==> flow/design.v <==
`timescale 1ns/1ps
module adder_32bit (
    input wire [31:0] a,
    input wire [31:0] b,
    output wire [31:0] sum
);
    wire [31:0] p, g;
    wire [32:0] c;
    assign c[0] = 1'b0;
    wire [7:0] block_p, block_g;
    wire [8:0] block_c;
    assign block_c[0] = 1'b0;
    assign p = a ^ b;   
    assign g = a & b;   
    assign c[1] = g[0] | (p[0] & c[0]);
    assign c[2] = g[1] | (p[1] & c[1]);
    assign c[3] = g[2] | (p[2] & c[2]);
    assign c[4] = g[3] | (p[3] & c[3]);
    assign block_p[0] = p[0] & p[1] & p[2] & p[3];
    assign block_g[0] = g[3] | (p[3] & g[2]) | (p[3] & p[2] & g[1]) | (p[3] & p[2] & p[1] & g[0]);
    assign c[5] = g[4] | (p[4] & c[4]);
    assign c[6] = g[5] | (p[5] & c[5]);
    assign c[7] = g[6] | (p[6] & c[6]);
    assign c[8] = g[7] | (p[7] & c[7]);
    assign block_p[1] = p[4] & p[5] & p[6] & p[7];
    assign block_g[1] = g[7] | (p[7] & g[6]) | (p[7] & p[6] & g[5]) | (p[7] & p[6] & p[5] & g[4]);
    assign c[9]  = g[8]  | (p[8]  & c[8]);
    assign c[10] = g[9]  | (p[9]  & c[9]);
    assign c[11] = g[10] | (p[10] & c[10]);
    assign c[12] = g[11] | (p[11] & c[11]);
    assign block_p[2] = p[8] & p[9] & p[10] & p[11];
    assign block_g[2] = g[11] | (p[11] & g[10]) | (p[11] & p[10] & g[9]) | (p[11] & p[10] & p[9] & g[8]);
    assign c[13] = g[12] | (p[12] & c[12]);
    assign c[14] = g[13] | (p[13] & c[13]);
    assign c[15] = g[14] | (p[14] & c[14]);
    assign c[16] = g[15] | (p[15] & c[15]);
    assign block_p[3] = p[12] & p[13] & p[14] & p[15];
    assign block_g[3] = g[15] | (p[15] & g[14]) | (p[15] & p[14] & g[13]) | (p[15] & p[14] & p[13] & g[12]);
    assign c[17] = g[16] | (p[16] & c[16]);
    assign c[18] = g[17] | (p[17] & c[17]);
    assign c[19] = g[18] | (p[18] & c[18]);
    assign c[20] = g[19] | (p[19] & c[19]);
    assign block_p[4] = p[16] & p[17] & p[18] & p[19];
    assign block_g[4] = g[19] | (p[19] & g[18]) | (p[19] & p[18] & g[17]) | (p[19] & p[18] & p[17] & g[16]);
    assign c[21] = g[20] | (p[20] & c[20]);
    assign c[22] = g[21] | (p[21] & c[21]);
    assign c[23] = g[22] | (p[22] & c[22]);
    assign c[24] = g[23] | (p[23] & c[23]);
    assign block_p[5] = p[20] & p[21] & p[22] & p[23];
    assign block_g[5] = g[23] | (p[23] & g[22]) | (p[23] & p[22] & g[21]) | (p[23] & p[22] & p[21] & g[20]);
    assign c[25] = g[24] | (p[24] & c[24]);
    assign c[26] = g[25] | (p[25] & c[25]);
    assign c[27] = g[26] | (p[26] & c[26]);
    assign c[28] = g[27] | (p[27] & c[27]);
    assign block_p[6] = p[24] & p[25] & p[26] & p[27];
    assign block_g[6] = g[27] | (p[27] & g[26]) | (p[27] & p[26] & g[25]) | (p[27] & p[26] & p[25] & g[24]);
    assign c[29] = g[28] | (p[28] & c[28]);
    assign c[30] = g[29] | (p[29] & c[29]);
    assign c[31] = g[30] | (p[30] & c[30]);
    assign c[32] = g[31] | (p[31] & c[31]);
    assign block_p[7] = p[28] & p[29] & p[30] & p[31];
    assign block_g[7] = g[31] | (p[31] & g[30]) | (p[31] & p[30] & g[29]) | (p[31] & p[30] & p[29] & g[28]);
    assign block_c[1] = block_g[0] | (block_p[0] & block_c[0]);
    assign block_c[2] = block_g[1] | (block_p[1] & block_c[1]);
    assign block_c[3] = block_g[2] | (block_p[2] & block_c[2]);
    assign block_c[4] = block_g[3] | (block_p[3] & block_c[3]);
    assign block_c[5] = block_g[4] | (block_p[4] & block_c[4]);
    assign block_c[6] = block_g[5] | (block_p[5] & block_c[5]);
    assign block_c[7] = block_g[6] | (block_p[6] & block_c[6]);
    assign block_c[8] = block_g[7] | (block_p[7] & block_c[7]);
    assign sum = p ^ c[31:0];
endmodule
`timescale 1ns/1ps
module csa_32bit (
    input wire [31:0] a,
    input wire [31:0] b,
    input wire [31:0] c,
    output wire [31:0] sum,
    output wire [31:0] carry
);
    genvar i;
    generate
        for (i = 0; i < 32; i = i + 1) begin : csa_bit
            full_adder fa (
                .a(a[i]),
                .b(b[i]),
                .c_in(c[i]),
                .sum(sum[i]),
                .c_out(carry[i])
            );
        end
    endgenerate
endmodule
module full_adder (
    input wire a,
    input wire b,
    input wire c_in,
    output wire sum,
    output wire c_out
);
    wire xor_ab, and_ab, and_xor_cin;
    xor_gate xor1 (.a(a), .b(b), .out(xor_ab));
    xor_gate xor2 (.a(xor_ab), .b(c_in), .out(sum));
    and_gate and1 (.a(a), .b(b), .out(and_ab));
    and_gate and2 (.a(xor_ab), .b(c_in), .out(and_xor_cin));
    or_gate or1 (.a(and_ab), .b(and_xor_cin), .out(c_out));
endmodule
`timescale 1ns/1ps
module and_gate (
    input wire a,
    input wire b,
    output wire out
);
    and(out,a,b);
endmodule
module xor_gate (
    input wire a,
    input wire b,
    output wire out
);
    xor(out,a,b);
endmodule
module or_gate (
    input wire a,
    input wire b,
    output wire out
);
    or(out,a,b);
endmodule
module multiplier_16bit (
    input wire [15:0] a,
    input wire [15:0] b,
    output wire [31:0] product
);
    wire [31:0] pp [15:0];
    genvar i, j;
    generate
        for (i = 0; i < 16; i = i + 1) begin : pp_row
            for (j = 0; j < 16; j = j + 1) begin : pp_col
                wire pp_bit;
                and pp_and (pp_bit, a[j], b[i]);
                assign pp[i][j+i] = pp_bit;
            end
            if (i > 0) begin : lower_zeros
                for (j = 0; j < i; j = j + 1) begin : lz
                    assign pp[i][j] = 1'b0;
                end
            end
            if (i + 16 < 32) begin : upper_zeros
                for (j = i + 16; j < 32; j = j + 1) begin : uz
                    assign pp[i][j] = 1'b0;
                end
            end
        end
    endgenerate
    wire [31:0] s1_sum[5:0], s1_carry[5:0];
    csa_32bit csa1_0 (.a(pp[0]), .b(pp[1]), .c(pp[2]), .sum(s1_sum[0]), .carry(s1_carry[0]));
    csa_32bit csa1_1 (.a(pp[3]), .b(pp[4]), .c(pp[5]), .sum(s1_sum[1]), .carry(s1_carry[1]));
    csa_32bit csa1_2 (.a(pp[6]), .b(pp[7]), .c(pp[8]), .sum(s1_sum[2]), .carry(s1_carry[2]));
    csa_32bit csa1_3 (.a(pp[9]), .b(pp[10]), .c(pp[11]), .sum(s1_sum[3]), .carry(s1_carry[3]));
    csa_32bit csa1_4 (.a(pp[12]), .b(pp[13]), .c(pp[14]), .sum(s1_sum[4]), .carry(s1_carry[4]));
    assign s1_sum[5] = pp[15];
    assign s1_carry[5] = 32'd0;
    wire [31:0] s2_sum[3:0], s2_carry[3:0];
    csa_32bit csa2_0 (.a(s1_sum[0]), .b({s1_carry[0][30:0], 1'b0}), .c(s1_sum[1]),
                      .sum(s2_sum[0]), .carry(s2_carry[0]));
    csa_32bit csa2_1 (.a({s1_carry[1][30:0], 1'b0}), .b(s1_sum[2]), .c({s1_carry[2][30:0], 1'b0}),
                      .sum(s2_sum[1]), .carry(s2_carry[1]));
    csa_32bit csa2_2 (.a(s1_sum[3]), .b({s1_carry[3][30:0], 1'b0}), .c(s1_sum[4]),
                      .sum(s2_sum[2]), .carry(s2_carry[2]));
    csa_32bit csa2_3 (.a({s1_carry[4][30:0], 1'b0}), .b(s1_sum[5]), .c({s1_carry[5][30:0], 1'b0}),
                      .sum(s2_sum[3]), .carry(s2_carry[3]));
    wire [31:0] s3_sum[2:0], s3_carry[2:0];
    csa_32bit csa3_0 (.a(s2_sum[0]), .b({s2_carry[0][30:0], 1'b0}), .c(s2_sum[1]),
                      .sum(s3_sum[0]), .carry(s3_carry[0]));
    csa_32bit csa3_1 (.a({s2_carry[1][30:0], 1'b0}), .b(s2_sum[2]), .c({s2_carry[2][30:0], 1'b0}),
                      .sum(s3_sum[1]), .carry(s3_carry[1]));
    assign s3_sum[2] = s2_sum[3];
    assign s3_carry[2] = {s2_carry[3][30:0], 1'b0};
    wire [31:0] s4_sum[1:0], s4_carry[1:0];
    csa_32bit csa4_0 (.a(s3_sum[0]), .b({s3_carry[0][30:0], 1'b0}), .c(s3_sum[1]),
                      .sum(s4_sum[0]), .carry(s4_carry[0]));
    csa_32bit csa4_1 (.a({s3_carry[1][30:0], 1'b0}), .b(s3_sum[2]), .c(s3_carry[2]),
                      .sum(s4_sum[1]), .carry(s4_carry[1]));
    wire [31:0] final_sum, final_carry;
    csa_32bit csa_final (.a(s4_sum[0]), .b({s4_carry[0][30:0], 1'b0}), .c(s4_sum[1]),
                         .sum(final_sum), .carry(final_carry));
    wire [31:0] shifted_carry;
    assign shifted_carry = {final_carry[30:0], 1'b0};
    wire [31:0] temp_sum;
    adder_32bit final_adder1 (.a(final_sum), .b(shifted_carry), .sum(temp_sum));
    wire [31:0] shifted_carry2;
    assign shifted_carry2 = {s4_carry[1][30:0], 1'b0};
    adder_32bit final_adder2 (.a(temp_sum), .b(shifted_carry2), .sum(product));
endmodule
`timescale 1ns/1ps
module pe (
    input wire clk,
    input wire rst_n,
    input wire en,
    input wire [15:0] a_in,       
    input wire [15:0] b_in,       
    input wire [31:0] partial_sum_in,   
    input wire load_acc,          
    output reg [15:0] a_out,      
    output reg [15:0] b_out,      
    output wire [31:0] acc_out    
);
    wire [31:0] mult_result;
    wire [31:0] add_result;
    reg [31:0] accumulator;
    multiplier_16bit mult_inst (
        .a(a_in),
        .b(b_in),
        .product(mult_result)
    );
    adder_32bit add_inst (
        .a(accumulator),
        .b(mult_result),
        .sum(add_result)
    );
    always @(posedge clk or negedge rst_n) begin
        if (!rst_n) begin
            accumulator <= 32'd0;
        end else if (load_acc) begin
            accumulator <= partial_sum_in;
        end else if (en) begin
            accumulator <= add_result;
        end
    end
    always @(posedge clk or negedge rst_n) begin
        if (!rst_n) begin
            a_out <= 16'd0;
            b_out <= 16'd0;
        end else if (en) begin
            a_out <= a_in;
            b_out <= b_in;
        end
    end
    assign acc_out = accumulator;
endmodule
`timescale 1ns/1ps
module mac_array_4x4 (
    input wire clk,
    input wire rst_n,
    input wire en,
    input wire load_acc,
    input wire [15:0] a_in_0,
    input wire [15:0] a_in_1,
    input wire [15:0] a_in_2,
    input wire [15:0] a_in_3,
    input wire [15:0] b_in_0,
    input wire [15:0] b_in_1,
    input wire [15:0] b_in_2,
    input wire [15:0] b_in_3,
    input wire [511:0] partial_sum_init,
    output wire [31:0] result_0_0, result_0_1, result_0_2, result_0_3,
    output wire [31:0] result_1_0, result_1_1, result_1_2, result_1_3,
    output wire [31:0] result_2_0, result_2_1, result_2_2, result_2_3,
    output wire [31:0] result_3_0, result_3_1, result_3_2, result_3_3
);
    wire [15:0] a_wire [0:3][0:4];   
    wire [15:0] b_wire [0:4][0:3];   
    assign a_wire[0][0] = a_in_0;
    assign a_wire[1][0] = a_in_1;
    assign a_wire[2][0] = a_in_2;
    assign a_wire[3][0] = a_in_3;
    assign b_wire[0][0] = b_in_0;
    assign b_wire[0][1] = b_in_1;
    assign b_wire[0][2] = b_in_2;
    assign b_wire[0][3] = b_in_3;
    wire [31:0] acc_out [0:3][0:3];
    genvar row, col;
    generate
        for (row = 0; row < 4; row = row + 1) begin : pe_row
            for (col = 0; col < 4; col = col + 1) begin : pe_col
                pe pe_inst (
                    .clk(clk),
                    .rst_n(rst_n),
                    .en(en),
                    .a_in(a_wire[row][col]),
                    .b_in(b_wire[row][col]),
                    .partial_sum_in(partial_sum_init[(row*4+col)*32 +: 32]),
                    .load_acc(load_acc),
                    .a_out(a_wire[row][col+1]),
                    .b_out(b_wire[row+1][col]),
                    .acc_out(acc_out[row][col])
                );
            end
        end
    endgenerate
    assign result_0_0 = acc_out[0][0];
    assign result_0_1 = acc_out[0][1];
    assign result_0_2 = acc_out[0][2];
    assign result_0_3 = acc_out[0][3];
    assign result_1_0 = acc_out[1][0];
    assign result_1_1 = acc_out[1][1];
    assign result_1_2 = acc_out[1][2];
    assign result_1_3 = acc_out[1][3];
    assign result_2_0 = acc_out[2][0];
    assign result_2_1 = acc_out[2][1];
    assign result_2_2 = acc_out[2][2];
    assign result_2_3 = acc_out[2][3];
    assign result_3_0 = acc_out[3][0];
    assign result_3_1 = acc_out[3][1];
    assign result_3_2 = acc_out[3][2];
    assign result_3_3 = acc_out[3][3];
endmodule
# From RTL to reports: mac_array_4x4
# What the tools print for mac_array_4x4, step after step.
# Line numbers count from 1 in the design file above.
# Operators carry their Yosys type and port widths (W data, S select, Z words).
# Library cell names are shortened.
# A cell with -- has no value.
dict set report setup {
  top_module {mac_array_4x4}
  clk_port {clk}
  library {sky130hd}
  corner {tt_025C_1v80}
}

# Word level
# Source: Yosys, flattened and elaborated. Widths are those after wreduce. Registers that Yosys merges into a memory's read port (data or address) are not register bits. Print and check cells do not count. Equal cells are merged and count once.
dict set report classes {
  n_mul 0
  n_reduce_logical 1
  div 0
  add_sub_neg 0
  shift 0
  n_logic 23712
  eq_ne 0
  cmp 0
  mux 32
}
# op count
set ops {}
lappend ops {{$and A1 B1 Y1} 12368}
lappend ops {{$xor A1 B1 Y1} 6832}
lappend ops {{$or A1 B1 Y1} 4368}
lappend ops {{$xor A32 B32 Y32} 64}
lappend ops {{$and A31 B31 Y31} 48}
lappend ops {{$mux W32} 32}
lappend ops {{$xor A31 B32 Y32} 16}
lappend ops {{$xor A31 B31 Y31} 16}
lappend ops {{$reduce_bool A2 Y1} 1}
dict set report bits {
  elab_cells 23785
  out_inout_bits 512
  mem_bits_rw 0
  clocked_rd_ports_x_width 0
  latchBits 0
  inputBits 644
  ff_bits 896
  memories 0
  rom_bits 0
}

# Longest topological paths
# Longest topological path by Yosys (ltp), each cell counted once; first at word level (registers and memories cut), then after technology mapping (sequential cells cut; the memories' decode and read muxes count).
dict set report depth {
  depth_word 204
  abc_area 0
  ltp_mapped 48
  ltp_nobuf 47
}

# Synthesis result
# The flow's flattened synthesis, as Yosys stat reports it; memories are mapped. The netlist is that of the ABC_AREA named above (0 if unset); the other value can give another one.
# The area totals of this step are shown rounded.
dict set report mapped {
  buf_cells 780
  synth_area_um2 175200
  seq_area_um2 22420
  flip_flops 896
  stdcells 17773
}
# cell_type count type_area_um2
set by_type {}
lappend by_type {fa_1 4032 8.07E+04}
lappend by_type {and2_1 3920 2.45E+04}
lappend by_type {dfrtp_1 896 2.24E+04}
lappend by_type {inv_1 4471 1.68E+04}
lappend by_type {ha_1 1024 1.28E+04}
lappend by_type {o21ai_0 912 4.56E+03}
lappend by_type {nand2_1 1158 4.35E+03}
lappend by_type {mux2_2 385 4.34E+03}
lappend by_type {clkbuf_1 570 2.14E+03}
lappend by_type {buf_2 142 710.682}
lappend by_type {buf_4 53 397.882}
lappend by_type {o21ai_1 63 315.302}
lappend by_type {xnor2_1 32 280.269}
lappend by_type {mux2i_1 16 160.154}
lappend by_type {buf_6 14 157.651}
lappend by_type {xor2_1 16 140.134}
lappend by_type {a2bb2oi_1 9 78.826}
lappend by_type {o211ai_1 9 67.565}
# Not listed: further types 6, cells in them 51.
# By module: a second synthesis without flattening, with its own total; a netlist apart from the flattened one above.
dict set report unflattened {
  cells_unflattened 45296
  area_unflattened_um2 366100
}
# Each row is one instance without its submodules.
# module n_inst mod_area_um2 mod_seq_area_um2 cells
set by_module {}
lappend by_module {xor_gate 14336 8.8 0.0 1}
lappend by_module {and_gate 14336 6.3 0.0 1}
lappend by_module {pe 16 2811 1602 206}
lappend by_module {or_gate 7168 6.3 0.0 1}
lappend by_module {adder_32bit 48 636.9 0.0 32}
lappend by_module {multiplier_16bit 16 1902 0.0 289}
lappend by_module {csa_32bit 224 0.0 0.0 0}
lappend by_module {full_adder 7168 0.0 0.0 0}
lappend by_module {mac_array_4x4 1 0.0 0.0 0}

# Worst setup path after synthesis
# Path of least setup slack by OpenSTA after synthesis, without wires, with an ideal clock, recovery checks aside; 20% of the period is set as input and as output delay. Where synthesis merged equal registers, the netlist keeps one of their names.
dict set report synth_timing {
  path_type {input to register}
  from {input b_in_0[0]}
  to {register pe_row[0].pe_col[0].pe_inst.accumulator[31]}
  delay_ps 13384
  period_ps 18000
  path_slack_ps 1016
  required_ps 17884
  arrival_ps 16868
  setup_ps 116
  path_stages 41
  n_path_buf 1
  t_first_pin_ps 3600
  in_delay_ps 3600
  period_less_setup_slack_ps 16984
}
# "delay_ps" is the arrival time less input delay plus setup time.
# "path_stages" counts driving pins, that of a launching flip-flop among them; a cell with two outputs on the path counts twice.
# "period_less_setup_slack_ps" = period - worst setup slack (recovery checks aside). The figure is calculated, with input and output delays left at 20% of the set period.
# The rows between start and end are the longest chain of elaborated cells between them; the timing report does not say that the signal goes this way. Where chains are equally long, one stands for them.
# A line is the first line of the expression or statement that the cell stems from. Yosys adds cells for indexed reads and writes and turns some case tables into memories.
# A register here has more assigning lines than the two given.
dict set report synth_via {
  path_cell_list {clkbuf_1 -> and2_1 -> fa_1 -> inv_1 -> fa_1 -> fa_1 -> fa_1 -> inv_1 -> ha_1 -> fa_1 -> inv_1 -> fa_1 -> fa_1 -> fa_1 -> fa_1 -> fa_1 -> fa_1 -> fa_1 -> [5 not listed] -> fa_1 -> fa_1 -> fa_1 -> fa_1 -> fa_1 -> fa_1 -> fa_1 -> fa_1 -> fa_1 -> fa_1 -> fa_1 -> fa_1 -> fa_1 -> fa_1 -> fa_1 -> xnor2_1 -> xnor2_1 -> o311ai_0}
  elab_chain_cells 71
  cells_between 546
  lines_between 39
  cone_classes {mux (2); logic (544)}
}
# item line
set synth_rtl {}
lappend synth_rtl {{from (decl)} 252} ;# input wire [15:0] b_in_0,
lappend synth_rtl {{$and A1 B1 Y1} 141} ;# and pp_and (pp_bit, a[j], b[i]);
lappend synth_rtl {{$xor A1 B1 Y1} 121} ;# xor(out,a,b);
lappend synth_rtl {{$and A1 B1 Y1} 114} ;# and(out,a,b);
lappend synth_rtl {{$or A1 B1 Y1} 128} ;# or(out,a,b);
lappend synth_rtl {{$xor A1 B1 Y1} 121}
lappend synth_rtl {{$and A1 B1 Y1} 114}
lappend synth_rtl {{$or A1 B1 Y1} 128}
lappend synth_rtl {{[57 not listed]} --}
lappend synth_rtl {{$xor A31 B32 Y32} 71} ;# assign sum = p ^ c[31:0];
lappend synth_rtl {{$xor A32 B32 Y32} 13} ;# assign p = a ^ b;
lappend synth_rtl {{$xor A32 B32 Y32} 71}
lappend synth_rtl {{$xor A32 B32 Y32} 13}
lappend synth_rtl {{$xor A32 B32 Y32} 71}
lappend synth_rtl {{$mux W32} 227} ;# end else if (en) begin
lappend synth_rtl {{$mux W32} 225} ;# end else if (load_acc) begin
lappend synth_rtl {{to (assign)} 226} ;# accumulator <= partial_sum_in;
lappend synth_rtl {{to (assign)} 228} ;# accumulator <= add_result;
lappend synth_rtl {{to (decl)} 211} ;# reg [31:0] accumulator;

# Timing after layout
# Path of least setup slack in the final report of flow run D (OpenROAD, finished layout, wires in). Where an end is a register, its clock arrival counts in the times.
# The report prints the path's times to 10 ps; the period is as set.
dict set report layout_timing {
  path_type {register to register}
  from {register pe_row[0].pe_col[2].pe_inst.b_out[1]}
  to {register pe_row[1].pe_col[2].pe_inst.accumulator[31]}
  n_path_buf 0
  arrival_ps 16550
  setup_ps 110
  path_slack_ps 2240
  period_ps 18000
  path_stages 42
  required_ps 18790
  t_first_pin_ps 910
}
# The rows between start and end are the longest chain of elaborated cells between them; the timing report does not say that the signal goes this way. Where chains are equally long, one stands for them.
# A register here has more assigning lines than the two given.
dict set report layout_via {
  path_cell_list {dfrtp_2 -> and2_1 -> fa_1 -> inv_1 -> fa_1 -> fa_1 -> fa_1 -> inv_1 -> ha_1 -> fa_1 -> inv_1 -> fa_1 -> fa_1 -> fa_1 -> fa_1 -> fa_1 -> fa_1 -> fa_1 -> [6 not listed] -> fa_1 -> fa_1 -> fa_1 -> fa_1 -> fa_1 -> fa_1 -> fa_1 -> fa_1 -> fa_1 -> fa_1 -> fa_1 -> fa_1 -> fa_1 -> fa_1 -> xor2_2 -> xnor2_4 -> nand2_1 -> o311ai_0}
  elab_chain_cells 71
  cells_between 568
  lines_between 39
  cone_classes {mux (2); logic (566)}
}
# item line
set layout_rtl {}
lappend layout_rtl {{from (decl)} 206} ;# output reg [15:0] b_out,
lappend layout_rtl {{from (assign)} 234} ;# b_out <= 16'd0;
lappend layout_rtl {{from (assign)} 237} ;# b_out <= b_in;
lappend layout_rtl {{$and A1 B1 Y1} 141} ;# and pp_and (pp_bit, a[j], b[i]);
lappend layout_rtl {{$xor A1 B1 Y1} 121} ;# xor(out,a,b);
lappend layout_rtl {{$and A1 B1 Y1} 114} ;# and(out,a,b);
lappend layout_rtl {{$or A1 B1 Y1} 128} ;# or(out,a,b);
lappend layout_rtl {{$xor A1 B1 Y1} 121}
lappend layout_rtl {{$and A1 B1 Y1} 114}
lappend layout_rtl {{$or A1 B1 Y1} 128}
lappend layout_rtl {{[57 not listed]} --}
lappend layout_rtl {{$xor A31 B32 Y32} 71} ;# assign sum = p ^ c[31:0];
lappend layout_rtl {{$xor A32 B32 Y32} 13} ;# assign p = a ^ b;
lappend layout_rtl {{$xor A32 B32 Y32} 71}
lappend layout_rtl {{$xor A32 B32 Y32} 13}
lappend layout_rtl {{$xor A32 B32 Y32} 71}
lappend layout_rtl {{$mux W32} 227} ;# end else if (en) begin
lappend layout_rtl {{$mux W32} 225} ;# end else if (load_acc) begin
lappend layout_rtl {{to (assign)} 226} ;# accumulator <= partial_sum_in;
lappend layout_rtl {{to (assign)} 228} ;# accumulator <= add_result;
lappend layout_rtl {{to (decl)} 211} ;# reg [31:0] accumulator;

# Measured data: module mac_array_4x4, platform sky130hd, 4 stored runs of the flow under differing settings, order arbitrary. Input and output delays are each 20% of the period that was set; the output load is 0.01 pF.
# "achieved_period_ps" is the run's clock period less its worst setup slack. It is reckoned from that one timing run; input and output delays stay at 20% of the period that was set.
# "timing.worst_path_ps" = time allowed to the worst setup path (clock period - input delay - output delay, where it has them) - its slack; a late launch clock adds to it, a late capture clock takes from it.
# "timing.worst_path_ps" is given in steps of 10 ps.
# Values from the reports are rounded here.
run="flow run A" settings ABC_AREA=1 CELL_PAD_IN_SITES_GLOBAL_PLACEMENT=1 CORE_MARGIN=5 CORE_UTILIZATION=72 CTS_CLUSTER_DIAMETER=35 GPL_ROUTABILITY_DRIVEN=0 GPL_TIMING_DRIVEN=1 MIN_ROUTING_LAYER="met2" PLACE_DENSITY_LB_ADDON=0.19 SETUP_SLACK_MARGIN=4.27 period_ns=17.7 CAP_MARGIN=20 SLEW_MARGIN=20
run="flow run A" outcome="not finished: placement ended with error FLW-0024"
run="flow run B" settings ABC_AREA=1 CAP_MARGIN=25 CELL_PAD_IN_SITES_DETAIL_PLACEMENT=2 CELL_PAD_IN_SITES_GLOBAL_PLACEMENT=1 CORE_MARGIN=5 CORE_UTILIZATION=72 CTS_CLUSTER_DIAMETER=35 GPL_ROUTABILITY_DRIVEN=0 GPL_TIMING_DRIVEN=1 MAX_ROUTING_LAYER="met4" MIN_ROUTING_LAYER="met2" PLACE_DENSITY_LB_ADDON=0.24 TNS_END_PERCENT=40 period_ns=25.0 SLEW_MARGIN=20
run="flow run B" outcome="not finished: placement ended with error FLW-0024"
run="flow run C" settings ABC_AREA=1 CELL_PAD_IN_SITES_DETAIL_PLACEMENT=2 CELL_PAD_IN_SITES_GLOBAL_PLACEMENT=1 CORE_MARGIN=5 CORE_UTILIZATION=72 CTS_CLUSTER_DIAMETER=35 GPL_ROUTABILITY_DRIVEN=0 GPL_TIMING_DRIVEN=1 MAX_ROUTING_LAYER="met4" MIN_ROUTING_LAYER="met2" PLACE_DENSITY_LB_ADDON=0.24 SETUP_SLACK_MARGIN=4.27 TNS_END_PERCENT=40 period_ns=25.0 CAP_MARGIN=20 SLEW_MARGIN=20
run="flow run C" outcome="not finished: placement ended with error FLW-0024"
run="flow run D" settings CORE_UTILIZATION=40 MIN_ROUTING_LAYER="met2" PLACE_DENSITY_LB_ADDON=0.03 SETUP_SLACK_MARGIN=2.1 period_ns=18.0 CAP_MARGIN=20 CORE_MARGIN=2 SLEW_MARGIN=20
run="flow run D" results total_die_area_um2=443400 achieved_period_ps=15760 ys_area_um2=175200 ws_hold_ps=506 setupTns_ps=0 layout_utilization_pct=45.7 timing.worst_path_ps=15760 worst_path_kind="register to register" final_stdcell_area_um2=199800 fin_ws_ps=2240
